==> flow/design.v <==
module FIR_low_pass_filter(
	input clk,
	input rst,
	input [7:0]FIR_IN,
	output reg [16:0]FIR_OUT
);
reg[7:0] delay_pipeline1;
reg[7:0] delay_pipeline2;
reg[7:0] delay_pipeline3;
reg[7:0] delay_pipeline4;
reg[7:0] delay_pipeline5;
reg[7:0] delay_pipeline6;
reg[7:0] delay_pipeline7;
reg[7:0] delay_pipeline8;
reg[7:0] delay_pipeline9;
wire[7:0] coeff1 = 8'd7;	 
wire[7:0] coeff2 = 8'd5;
wire[7:0] coeff3 = 8'd51;
wire[7:0] coeff4 = 8'd135;
wire[7:0] coeff5 = 8'd179;
wire[7:0] coeff6 = 8'd135;
wire[7:0] coeff7 = 8'd51;
wire[7:0] coeff8 = 8'd5;
wire[7:0] coeff9 = 8'd7;
reg signed [16:0] multi_data1 ; 
reg signed [16:0] multi_data2 ;
reg signed [16:0] multi_data3 ;
reg signed [16:0] multi_data4 ;
reg signed [16:0] multi_data5 ;
reg signed [16:0] multi_data6 ;
reg signed [16:0] multi_data7 ;
reg signed [16:0] multi_data8 ;
reg signed [16:0] multi_data9 ;
always@(posedge clk or negedge rst)
if(!rst)
begin
	delay_pipeline1 <= 8'b0 ;
	delay_pipeline2 <= 8'b0 ;
	delay_pipeline3 <= 8'b0 ;
	delay_pipeline4 <= 8'b0 ;
	delay_pipeline5 <= 8'b0 ;
	delay_pipeline6 <= 8'b0 ;
	delay_pipeline7 <= 8'b0 ;
	delay_pipeline8 <= 8'b0 ;
	delay_pipeline9 <= 8'b0 ;
end
else
begin
	delay_pipeline1 <= FIR_IN;
	delay_pipeline2 <= delay_pipeline1 ;
	delay_pipeline3 <= delay_pipeline2 ;
	delay_pipeline4 <= delay_pipeline3 ;
	delay_pipeline5 <= delay_pipeline4 ;
	delay_pipeline6 <= delay_pipeline5 ;
	delay_pipeline7 <= delay_pipeline6 ;
	delay_pipeline8 <= delay_pipeline7 ;
	delay_pipeline9 <= delay_pipeline8 ;
end
always@(posedge clk or negedge rst)  
	if(!rst)
		multi_data1 <= 17'b0 ;
	else
		multi_data1 <= delay_pipeline1*coeff1 ;
always@(posedge clk or negedge rst)  
	if(!rst)
		multi_data2 <= 17'b0 ;
	else
		multi_data2 <= delay_pipeline2*coeff2 ;
always@(posedge clk or negedge rst)  
	if(!rst)
		multi_data3 <= 17'b0 ;
	else
		multi_data3 <= delay_pipeline3*coeff3 ;
always@(posedge clk or negedge rst)  
	if(!rst)
		multi_data4 <= 17'b0 ;
	else
		multi_data4 <= delay_pipeline4*coeff4 ;
always@(posedge clk or negedge rst)  
	if(!rst)
		multi_data5 <= 17'b0 ;
	else
		multi_data5 <= delay_pipeline5*coeff5 ;
always@(posedge clk or negedge rst)  
	if(!rst)
		multi_data6 <= 17'b0 ;
	else
		multi_data6 <= delay_pipeline6*coeff6 ;
always@(posedge clk or negedge rst)  
	if(!rst)
		multi_data7 <= 17'b0 ;
	else
		multi_data7 <= delay_pipeline7*coeff7 ;
always@(posedge clk or negedge rst)  
	if(!rst)
		multi_data8 <= 17'b0 ;
	else
		multi_data8 <= delay_pipeline8*coeff8 ;
always@(posedge clk or negedge rst)  
	if(!rst)
		multi_data9 <= 17'b0 ;
	else
		multi_data9 <= delay_pipeline9*coeff9 ;
always@(posedge clk or negedge rst)
	if(!rst)
		FIR_OUT <= 16'b0 ;
	else
		FIR_OUT <= multi_data1 + multi_data2 + multi_data3 + multi_data4 +multi_data5 + multi_data6 + multi_data7 + multi_data8 + multi_data9 ;
endmodule
; ---- From RTL to reports: FIR_low_pass_filter
; What the tools print for FIR_low_pass_filter, step after step.
; Line numbers count from 1 in the design file above.
; Operators: Yosys type, input widths -> output width; for muxes data width and select width s.
; Library cell names are shortened.
; The mark n/a stands for no value.
[design]
top = FIR_low_pass_filter
clock = clk
lib = sky130hd
lib_corner = tt_025C_1v80

; ---- Word level
; Counts by Yosys on the flattened word-level netlist (proc, flatten, opt, wreduce; memories kept). Register bits leave out memories and registers merged into their read ports (data or address); mux counts leave out enables and synchronous resets folded into registers. Print and check cells are left out. Cells with the same type and inputs are merged into one.
[classes]
n_addsub = 8
multipliers = 9
[op_table]
columns = op, count
row1 = $mul 8x8->16 const B, 3
row2 = $mul 8x6->14 const B, 2
row3 = $mul 8x3->11 const B, 4
row4 = $add 17x12->17, 2
row5 = $add 17x17->17, 2
row6 = $add 15x16->17, 1
row7 = $add 17x15->17, 1
row8 = $add 12x14->15, 1
row9 = $add 11x11->12, 1
[word_totals]
regBits = 209
input_bits = 10
wordCells = 36

; ---- Depth
; Longest topological path by Yosys (ltp), each cell counted once; first at word level (registers and memories cut), then after technology mapping (sequential cells cut; the memories' decode and read muxes count).
[depth]
ltp_word = 8
ABC_AREA = 0
mapped_depth = 17

; ---- Mapped cells and area
; Source: synth_stat.txt of the flow (Yosys; design flattened, memories mapped). It holds for the ABC_AREA given above (unset counts as 0); a run with the other value may have another netlist.
; The area totals of this step are shown rounded.
[types]
columns = cell, count, area_total_um2
row1 = dfrtp_1, 199, 4.98E+03
row2 = fa_1, 150, 3002.88
row3 = ha_1, 239, 2.99E+03
row4 = inv_1, 308, 1.16E+03
row5 = xnor2_1, 64, 560.538
row6 = a21oi_1, 59, 295.283
row7 = xor2_1, 19, 166.41
row8 = a21o_1, 22, 165.158
row9 = o21ai_0, 31, 155.149
row10 = nor2_1, 40, 150.144
row11 = nand2_1, 28, 105.101
row12 = o21bai_1, 13, 97.594
row13 = o21a_1, 10, 75.072
row14 = nor2b_1, 10, 62.56
row15 = a211oi_1, 6, 45.043
row16 = nand2b_1, 7, 43.792
row17 = nor3_1, 7, 35.034
row18 = o21ai_1, 7, 35.034
; Not listed: further types 30, cells in them 46.
[mapped]
cell_count = 1265
mapped_area_um2 = 14500
seqArea_um2 = 4980
ffs = 199
buf_cells = 1

; ---- Path before layout
; OpenSTA on the mapped netlist: ideal clock, no wires. The path of least setup slack (recovery checks aside). Input and output delay are each 20% of the period. Register names are those of the netlist, which keeps one name where synthesis merged equal registers.
[synth_path]
path_kind = register to register
startpoint = register multi_data1[2]
endpoint = register FIR_OUT[16]
tclk_ns = 7.0
setup_ns = 0.125
t_first_pin_ns = 0.000
t_arrival_ns = 4.169
required_time_ns = 6.875
path_slack_ns = 2.705
path_delay_ns = 4.294
path_stages = 18
path_buffers = 0
period_less_setup_slack_ns = 4.295
; "path_delay_ns" is the arrival time less input delay plus setup time.
; "path_stages" counts driving pins, that of a launching flip-flop among them; a cell with two outputs on the path counts twice.
; "period_less_setup_slack_ns" is the clock period less the worst setup slack; recovery checks do not enter. This is arithmetic on one report: input and output delays are still those of the set period (20% each).
; Between the ends stands the longest chain of elaborated cells between them, by number of cells; it is not shown to be the way that was timed. Of several equally long chains one is given.
; Each line given opens the expression or statement behind the cell; cells for indexed reads and writes are added by Yosys, which also makes memories of some case tables.
[synth_via]
path_cell_list = dfrtp_1 > inv_1 > fa_1 > inv_1 > fa_1 > fa_1 > inv_1 > fa_1 > inv_1 > ha_1 > inv_1 > fa_1 > nor2b_4 > o31a_1 > o41ai_4 > or2_4 > a41o_1 > xnor2_1
elab_chain_len = 8
cone_cells = 8
lines_between = 1
cone_classes = add/sub (8)
[synth_rtl]
columns = item, line_no
row1 = "start, assigned", 61  ; multi_data1 <= 17'b0 ;
row2 = "start, assigned", 63  ; multi_data1 <= delay_pipeline1*coeff1 ;
row3 = $add 11x11->12, 108  ; FIR_OUT <= multi_data1 + multi_data2 + multi_data3 + multi_data4 +multi_data5 + multi_data6 + multi_data7 + mu ...
row4 = $add 12x14->15, 108
row5 = $add 15x16->17, 108
row6 = $add 17x17->17 (2 in a row), 108
row7 = $add 17x15->17, 108
row8 = $add 17x12->17 (2 in a row), 108
row9 = "end, assigned", 106  ; FIR_OUT <= 16'b0 ;
row10 = "end, assigned", 108
row11 = "end, declared", 5  ; output reg [16:0]FIR_OUT

; ---- Worst path after layout
; From the final timing report of stored run 1: the path of least setup slack in the routed layout; clock arrival at registers is part of the times.
[layout_path]
path_kind = register to register
startpoint = register multi_data6[10]
endpoint = register FIR_OUT[15]
tclk_ns = 6.57
setup_ns = 0.07
t_first_pin_ns = 0.46
t_arrival_ns = 5.23
required_time_ns = 6.97
path_slack_ns = 1.74
path_stages = 15
path_buffers = 0
; Between the ends stands the longest chain of elaborated cells between them, by number of cells; it is not shown to be the way that was timed. Of several equally long chains one is given.
[layout_via]
path_cell_list = dfrtp_1 > inv_1 > fa_1 > inv_1 > fa_1 > fa_1 > inv_1 > fa_1 > inv_1 > ha_1 > o21a_1 > o311ai_0 > o21ai_0 > a21oi_1 > xnor2_1
elab_chain_len = 4
cone_cells = 4
lines_between = 1
cone_classes = add/sub (4)
[layout_rtl]
columns = item, line_no
row1 = "start, assigned", 86  ; multi_data6 <= 17'b0 ;
row2 = "start, assigned", 88  ; multi_data6 <= delay_pipeline6*coeff6 ;
row3 = $add 17x17->17, 108  ; FIR_OUT <= multi_data1 + multi_data2 + multi_data3 + multi_data4 +multi_data5 + multi_data6 + multi_data7 + mu ...
row4 = $add 17x15->17, 108
row5 = $add 17x12->17 (2 in a row), 108
row6 = "end, assigned", 106  ; FIR_OUT <= 16'b0 ;
row7 = "end, assigned", 108
row8 = "end, declared", 5  ; output reg [16:0]FIR_OUT

; Measured results for FIR_low_pass_filter: 4 stored runs of the Yosys and OpenROAD flow on sky130hd. The settings differ; the order carries no meaning. The constraints put input and output delay at 20% of the set period each and load the outputs with 0.01 pF.
; By "period_reached_ns" is meant the clock period of the run minus its worst setup slack. This is arithmetic on one report: input and output delays are still those of the set period (20% each).
; "worst_setup_path_time_ns" means the part of the period allowed to the worst setup path (the constraints hold back 20% at inputs and 20% at outputs) less its slack; where the path has registers, the arrival times of their clocks count too.
; Results are given in rounded form.

[stored run 1: settings]
ABC_AREA = 0
CELL_PAD_IN_SITES_DETAIL_PLACEMENT = 1
CORE_ASPECT_RATIO = 1.92
CORE_MARGIN = 9
CORE_UTILIZATION = 49
CTS_CLUSTER_DIAMETER = 293
CTS_CLUSTER_SIZE = 81
GPL_ROUTABILITY_DRIVEN = 0
HOLD_SLACK_MARGIN = 0.09
MAX_ROUTING_LAYER = met5
MIN_ROUTING_LAYER = met2
PLACE_DENSITY_LB_ADDON = 0.26
period_ns = 6.57
CAP_MARGIN = 20
SLEW_MARGIN = 20
[stored run 1: results]
tns_setup_ns = 0.000
final_cell_area_um2 = 15800
yosys_chip_area_um2 = 14500
timing.hold.ws_ns = 0.420
finalUtil_frac = 0.54
dieArea_um2 = 36500
period_reached_ns = 4.830
worst_setup_path_time_ns = 4.83
critical_path_type = register to register
fin_ws_ns = 1.74

[stored run 2: settings]
CAP_MARGIN = 5
CELL_PAD_IN_SITES_GLOBAL_PLACEMENT = 0
CORE_ASPECT_RATIO = 0.91
CORE_MARGIN = 5
CTS_CLUSTER_DIAMETER = 330
CTS_CLUSTER_SIZE = 94
GPL_ROUTABILITY_DRIVEN = 1
GPL_TIMING_DRIVEN = 1
HOLD_SLACK_MARGIN = -0.08
MAX_ROUTING_LAYER = met5
SETUP_SLACK_MARGIN = 1.54
SLEW_MARGIN = 10
period_ns = 7.0
CORE_UTILIZATION = 40
[stored run 2: results]
dieArea_um2 = 40200
period_reached_ns = 4.508
timing.hold.ws_ns = 0.418
final_cell_area_um2 = 16000
worst_setup_path_time_ns = 4.51
critical_path_type = register to register
yosys_chip_area_um2 = 14500
finalUtil_frac = 0.447
fin_ws_ns = 2.49
tns_setup_ns = 0.000

[stored run 3: settings]
CORE_UTILIZATION = 40
period_ns = 4.17
CAP_MARGIN = 20
CORE_MARGIN = 2
SLEW_MARGIN = 20
[stored run 3: results]
yosys_chip_area_um2 = 14500
period_reached_ns = 4.147
finalUtil_frac = 0.457
final_cell_area_um2 = 16300
fin_ws_ns = 0.023
worst_setup_path_time_ns = 4.15
critical_path_type = register to register
dieArea_um2 = 37800
timing.hold.ws_ns = 0.407
tns_setup_ns = 0.000

[stored run 4: settings]
CORE_UTILIZATION = 40
period_ns = 7.0
CAP_MARGIN = 20
CORE_MARGIN = 2
SLEW_MARGIN = 20
[stored run 4: results]
dieArea_um2 = 37800
fin_ws_ns = 2.49
yosys_chip_area_um2 = 14500
final_cell_area_um2 = 16000
tns_setup_ns = 0.000
period_reached_ns = 4.512
finalUtil_frac = 0.447
timing.hold.ws_ns = 0.388
worst_setup_path_time_ns = 4.51
critical_path_type = register to register
